==> flow/design.v <==
`timescale 1ns / 1ps
module multiplier (
    input  wire        clk,
    input  wire        rst,      
    input  wire [31:0] x,        
    input  wire [31:0] y,        
    input  wire        start,    
    output reg  [63:0] z,        
    output wire        busy      
  );
  localparam IDLE = 1'b0;
  localparam CALC = 1'b1;
  reg        state;
  reg [5:0]  count;
  reg [31:0] M;
  reg [64:0] P;
  reg        busy_r;
  assign busy = busy_r;
  wire [31:0] A = P[64:33];
  wire [1:0]  booth_bits = P[1:0];
  wire [31:0] add_sub_val = (booth_bits == 2'b01) ? M :
       (booth_bits == 2'b10) ? (~M + 1'b1) : 32'd0;
  wire [31:0] next_A = A + add_sub_val;
  wire [64:0] next_P = {next_A[31], next_A, P[32:1]};
  always @(posedge clk or posedge rst)
  begin
    if (rst)
    begin
      state  <= IDLE;
      count  <= 6'd0;
      M      <= 32'd0;
      P      <= 65'd0;
      z      <= 64'd0;
      busy_r <= 1'b0;
    end
    else
    begin
      case (state)
        IDLE:
        begin
          if (start)
          begin
            M      <= x;
            P      <= {32'd0, y, 1'b0};
            count  <= 6'd0;
            busy_r <= 1'b1;
            state  <= CALC;
          end
        end
        CALC:
        begin
          P <= next_P;
          count <= count + 1'b1;
          if (count == 6'd31)
          begin
            state  <= IDLE;
            z      <= next_P[64:1];
            busy_r <= 1'b0;
          end
        end
      endcase
    end
  end
endmodule
`timescale 1ns / 1ps
module mac (
    input  wire        clk,
    input  wire        rst,
    input  wire [31:0] x,
    input  wire [31:0] y,
    input  wire        start,
    output wire [31:0] z,
    output wire        busy
  );
  wire        busy0;
  wire        busy1;
  wire        busy2;
  wire        busy3;
  wire [31:0] x0 = {{24{x[ 7]}}, x[ 7: 0]};
  wire [31:0] x1 = {{24{x[15]}}, x[15: 8]};
  wire [31:0] x2 = {{24{x[23]}}, x[23:16]};
  wire [31:0] x3 = {{24{x[31]}}, x[31:24]};
  wire [31:0] y0 = {{24{y[ 7]}}, y[ 7: 0]};
  wire [31:0] y1 = {{24{y[15]}}, y[15: 8]};
  wire [31:0] y2 = {{24{y[23]}}, y[23:16]};
  wire [31:0] y3 = {{24{y[31]}}, y[31:24]};
  wire [63:0] result0;
  wire [63:0] result1;
  wire [63:0] result2;
  wire [63:0] result3;
  assign busy = busy0 | busy1 | busy2 | busy3;
  assign z    = result0[31:0] + result1[31:0] + result2[31:0] + result3[31:0];
  multiplier U_mul0 (
               .clk    (clk),
               .rst    (rst),
               .x      (x0),
               .y      (y0),
               .start  (start),
               .z      (result0),
               .busy   (busy0)
             );
  multiplier U_mul1 (
               .clk    (clk),
               .rst    (rst),
               .x      (x1),
               .y      (y1),
               .start  (start),
               .z      (result1),
               .busy   (busy1)
             );
  multiplier U_mul2 (
               .clk    (clk),
               .rst    (rst),
               .x      (x2),
               .y      (y2),
               .start  (start),
               .z      (result2),
               .busy   (busy2)
             );
  multiplier U_mul3 (
               .clk    (clk),
               .rst    (rst),
               .x      (x3),
               .y      (y3),
               .start  (start),
               .z      (result3),
               .busy   (busy3)
             );
endmodule
Subject: tool reports on mac

Hi,

From RTL to reports: mac:

Module mac before and after one edit of its RTL, step after step.
Lines under "before" count in the file above, lines under "after" in the edited file.
"difference" is "after" less "before", of the values as shown.
Library cell names are shortened.
A cell with n/a has no value.

* design top: mac
* clock input: clk
* cell library: sky130hd
* corner: tt_025C_1v80

Edit of the RTL:

Unified diff, file above to edited file.
The edited RTL no longer does the same as the RTL above: the edit was made by script, with no optimisation intended.

```diff
@@ -13,5 +13,5 @@
   reg        state;
   reg [5:0]  count;
-  reg [31:0] M;
+  reg [23:0] M;
   reg [64:0] P;
   reg        busy_r;
```

Word level:

Source: Yosys, flattened and elaborated, memories not mapped. Widths are those after wreduce. Registers that Yosys merges into a memory's read port (data or address) are not register bits. Print and check cells do not count. Equal cells are merged and count once.

Bit counts
* input port bits: before 67, after 67, difference 0
* register bits after elaboration: before 452, after 452, difference 0
* output and inout bits: before 33, after 33, difference 0

Operators by class
* bitwise operators: before 11, after 11, difference 0
* reduce/logical cells: before 12, after 12, difference 0
* multiplexer cells: before 39, after 39, difference 0
* equal/unequal tests: before 20, after 20, difference 0
* add/sub/neg operators: before 15, after 15, difference 0

Operators with widths
* 32-bit NOT: before 4, after 0, difference -4
* 24-bit NOT with 32-bit output: before 0, after 4, difference +4
* 2-bit AND reduction: before 12, after 12, difference 0
* 1-bit two-way mux: before 10, after 10, difference 0
* 32-bit two-way mux: before 8, after 8, difference 0
* 2-bit != test (second input constant): before 8, after 8, difference 0
* 1-bit case mux with 2-bit select: before 8, after 8, difference 0
* 32-bit adder: before 7, after 7, difference 0
* 32-bit by 1-bit adder with 32-bit output (second input constant): before 4, after 4, difference 0
* 6-bit by 1-bit adder with 6-bit output (second input constant): before 4, after 4, difference 0
* 2-bit by 1-bit equality test with 1-bit output (second input constant): before 4, after 4, difference 0
* 2-bit equality test (second input constant): before 4, after 4, difference 0
* 6-bit by 5-bit equality test with 1-bit output (second input constant): before 4, after 4, difference 0
* 65-bit two-way mux: before 4, after 4, difference 0
* 1-bit NOT: before 4, after 4, difference 0
* 6-bit case mux with 2-bit select: before 4, after 4, difference 0
* 65-bit case mux with 2-bit select: before 4, after 4, difference 0
* 1-bit bitwise OR: before 3, after 3, difference 0
* 6-bit two-way mux: before 1, after 1, difference 0

Depth:

Depth = most cells in a row (Yosys ltp): at word level without a register or memory, in the mapped netlist without a sequential cell, where the memories' decode and read muxes count.

Logic depth
* word-level depth: before 6, after 6, difference 0
* ABC_AREA: before 0, after 0
* depth in mapped cells: before 18, after 21, difference +3

After synthesis:

Yosys stat after the flow's synthesis: flattened, memories mapped to cells. It holds for the ABC_AREA given above (unset counts as 0); a run with the other value may have another netlist.

Synthesis totals
* flip-flops: before 448, after 448, difference 0
* chip area (Yosys) (um2): before 28797.6, after 28828.9, difference +31.3
* buffer cells: before 163, after 166, difference +3
* cell count: before 3287, after 3309, difference +22

Cell types
* nor2_1: before 93, after 151, difference +58
* nand2_1: before 632, after 587, difference -45
* nor3_1: before 19, after 48, difference +29
* o31ai_1: before 23, after 47, difference +24
* a21oi_1: before 247, after 226, difference -21
* nand2b_1: before 24, after 44, difference +20
* a21o_1: before 85, after 68, difference -17
* nand4_1: before 28, after 15, difference -13
* o22ai_1: before 19, after 6, difference -13
* o21ai_0: before 445, after 455, difference +10
* inv_1: before 215, after 224, difference +9
* nand3_1: before 50, after 41, difference -9
* ha_1: before 211, after 219, difference +8
* xnor2_1: before 80, after 88, difference +8
* xor2_1: before 68, after 61, difference -7
* a31oi_1: before 15, after 22, difference +7
* mux2_2: before 42, after 36, difference -6
* o21a_1: before 20, after 14, difference -6

Not every row of either side is listed.
The figures by module come from a second, unflattened synthesis with its own total; it is not the netlist above.

Second synthesis, totals
* cells (unflattened synthesis): before 4575, after 4663, difference +88
* area total of the unflattened synthesis (um2): before 40278.6, after 39382.8, difference -895.8

Each row is one instance without its submodules.

By module, before
* multiplier: seq. area 4179.0 um2, cells 1032, times used 4, area 9216.3 um2
* mac: seq. area 0.0 um2, cells 447, times used 1, area 3413.3 um2

By module, after
* multiplier: seq. area 3978.8 um2, cells 1054, times used 4, area 8992.4 um2
* mac: seq. area 0.0 um2, cells 447, times used 1, area 3413.3 um2

Worst setup path after synthesis:

OpenSTA on the mapped netlist: ideal clock, no wires. The path of least setup slack (recovery checks aside). Input and output delay are each 20% of the period. Register names are those of the netlist, which keeps one name where synthesis merged equal registers.

Timing after synthesis
* path kind: before flip-flop to output port, after flip-flop to output port
* start: before register U_mul1.z[1], after register U_mul1.z[2]
* end: before output z[29], after output z[30]
* path slack (ns): before 1.855, after 1.798, difference -0.057
* data required time (ns): before 5.600, after 5.600, difference 0.000
* clock period (ns): before 7.0, after 7.0, difference 0.0
* data arrival time (ns): before 3.745, after 3.802, difference +0.057
* stages on the path: before 16, after 16, difference 0
* path delay (ns): before 3.745, after 3.802, difference +0.057
* synthesis period reached (ns): before 5.145, after 5.202, difference +0.057

"path delay" = arrival - input delay + setup time.
A path that ends at an output port has no setup time.
"stages on the path": output pins that drive a net of the path, with the launching flip-flop's if there is one; two outputs of one cell count as two.
"synthesis period reached" is the clock period less the worst setup slack; recovery checks do not enter. This is arithmetic on one report: input and output delays are still those of the set period (20% each).
The rows between start and end are the longest chain of elaborated cells between them; the timing report does not say that the signal goes this way. Where chains are equally long, one stands for them.
Each line given opens the expression or statement behind the cell; cells for indexed reads and writes are added by Yosys, which also makes memories of some case tables.

Between the ends, after synthesis, before:
* path through: dfrtp_1 inv_1 fa_1 fa_1 inv_1 ha_1 fa_1 a21oi_1 o21bai_1 a211oi_1 o31ai_1 a21oi_1 o21bai_1 a31o_2 a221oi_1 xnor2_1
* cells in the longest elaborated chain: 3

Ends and longest elaborated chain, after synthesis, before
* start: declaration: line 8 `output reg  [63:0] z,`
* start: assignment: line 33 `z      <= 64'd0;`
* start: assignment: line 57 `z      <= next_P[64:1];`
* 32-bit adder (3 in a row): line 92 `assign z    = result0[31:0] + result1[31:0] + result2[31:0] + result3[31:0];`
* end: declaration: line 72 `output wire [31:0] z,`

Between the ends, after synthesis, after:
* path through: dfrtp_1 inv_1 fa_1 fa_1 inv_1 ha_1 a21o_1 a21o_1 a2111oi_0 o21ai_0 a21oi_1 a311oi_1 o21a_1 o21ai_0 o21ai_0 xor2_1
* cells in the longest elaborated chain: 3

Ends and longest elaborated chain, after synthesis, after
* start: declaration: line 8 `output reg  [63:0] z,`
* start: assignment: line 33 `z      <= 64'd0;`
* start: assignment: line 57 `z      <= next_P[64:1];`
* 32-bit adder (3 in a row): line 92 `assign z    = result0[31:0] + result1[31:0] + result2[31:0] + result3[31:0];`
* end: declaration: line 72 `output wire [31:0] z,`

Worst path after layout:

Path of least setup slack in the final report of each run of pair A (OpenROAD, finished layout, wires in). Where an end is a register, its clock arrival counts in the times.

Timing after layout
* path kind: before flip-flop to output port, after flip-flop to output port
* start: before register U_mul2.z[1], after register U_mul2.z[2]
* end: before output z[31], after output z[30]
* data required time (ns): before 5.38, after 5.38, difference 0.00
* data arrival time (ns): before 5.12, after 5.15, difference +0.03
* path slack (ns): before 0.26, after 0.22, difference -0.04
* stages on the path: before 17, after 17, difference 0
* clock period (ns): before 6.72, after 6.72, difference 0.00

The rows between start and end are the longest chain of elaborated cells between them; the timing report does not say that the signal goes this way. Where chains are equally long, one stands for them.

Between the ends, after layout, before:
* path through: dfrtp_1 inv_1 fa_1 fa_1 inv_1 ha_1 fa_1 a21oi_2 o21bai_2 a211oi_2 o31ai_4 a21oi_2 o21bai_1 nand3_1 o211ai_1 xnor2_1 clkdlybuf4s50_1
* cells in the longest elaborated chain: 2

Ends and longest elaborated chain, after layout, before
* start: declaration: line 8 `output reg  [63:0] z,`
* start: assignment: line 33 `z      <= 64'd0;`
* start: assignment: line 57 `z      <= next_P[64:1];`
* 32-bit adder (2 in a row): line 92 `assign z    = result0[31:0] + result1[31:0] + result2[31:0] + result3[31:0];`
* end: declaration: line 72 `output wire [31:0] z,`

Between the ends, after layout, after:
* path through: dfrtp_1 inv_1 fa_1 fa_1 inv_1 ha_1 a21o_1 a21o_1 a2111oi_2 o21ai_2 a21oi_2 a311oi_1 o21a_1 o21ai_1 o21ai_0 xor2_1 clkdlybuf4s50_1
* cells in the longest elaborated chain: 2

Ends and longest elaborated chain, after layout, after
* start: declaration: line 8 `output reg  [63:0] z,`
* start: assignment: line 33 `z      <= 64'd0;`
* start: assignment: line 57 `z      <= next_P[64:1];`
* 32-bit adder (2 in a row): line 92 `assign z    = result0[31:0] + result1[31:0] + result2[31:0] + result3[31:0];`
* end: declaration: line 72 `output wire [31:0] z,`

Flow runs:

Runs of the flow (Yosys, OpenROAD) on both versions; the two runs of a pair have the same settings. The constraints put input and output delay at 20% of the set period each and load the outputs with 0.01 pF.

Flow settings, pair A:
* CORE_UTILIZATION: 40
* period_ns: 6.72
* CAP_MARGIN: 20
* CORE_MARGIN: 2
* SLEW_MARGIN: 20

Measured results, pair A
* period reached (ns): before 6.463, after 6.496, difference +0.033
* cell area after synthesis (um2): before 28797.6, after 28828.9, difference +31.3
* standard-cell area after routing (um2): before 32546.2, after 32498.7, difference -47.5
* worst setup slack after layout (ns): before 0.257, after 0.224, difference -0.033
* die footprint (um2): before 74155.5, after 74234.5, difference +79.0

Flow settings, pair B:
* CELL_PAD_IN_SITES_DETAIL_PLACEMENT: 1
* CELL_PAD_IN_SITES_GLOBAL_PLACEMENT: 0
* CORE_UTILIZATION: 43
* CTS_CLUSTER_SIZE: 90
* GPL_ROUTABILITY_DRIVEN: 0
* GPL_TIMING_DRIVEN: 1
* PLACE_DENSITY_LB_ADDON: 0.23
* SETUP_SLACK_MARGIN: 1.55
* period_ns: 5.81
* CAP_MARGIN: 20
* CORE_MARGIN: 2
* SLEW_MARGIN: 20

Measured results, pair B
* period reached (ns): before 5.820, after 5.867, difference +0.047
* cell area after synthesis (um2): before 28797.6, after 28828.9, difference +31.3
* standard-cell area after routing (um2): before 33995.1, after 34320.4, difference +325.3
* worst setup slack after layout (ns): before -0.010, after -0.057, difference -0.047
* die footprint (um2): before 69056.0, after 69132.2, difference +76.2

"period reached" is the run's clock period less its worst setup slack. It is reckoned from that one timing run; input and output delays stay at 20% of the period that was set.

Regards
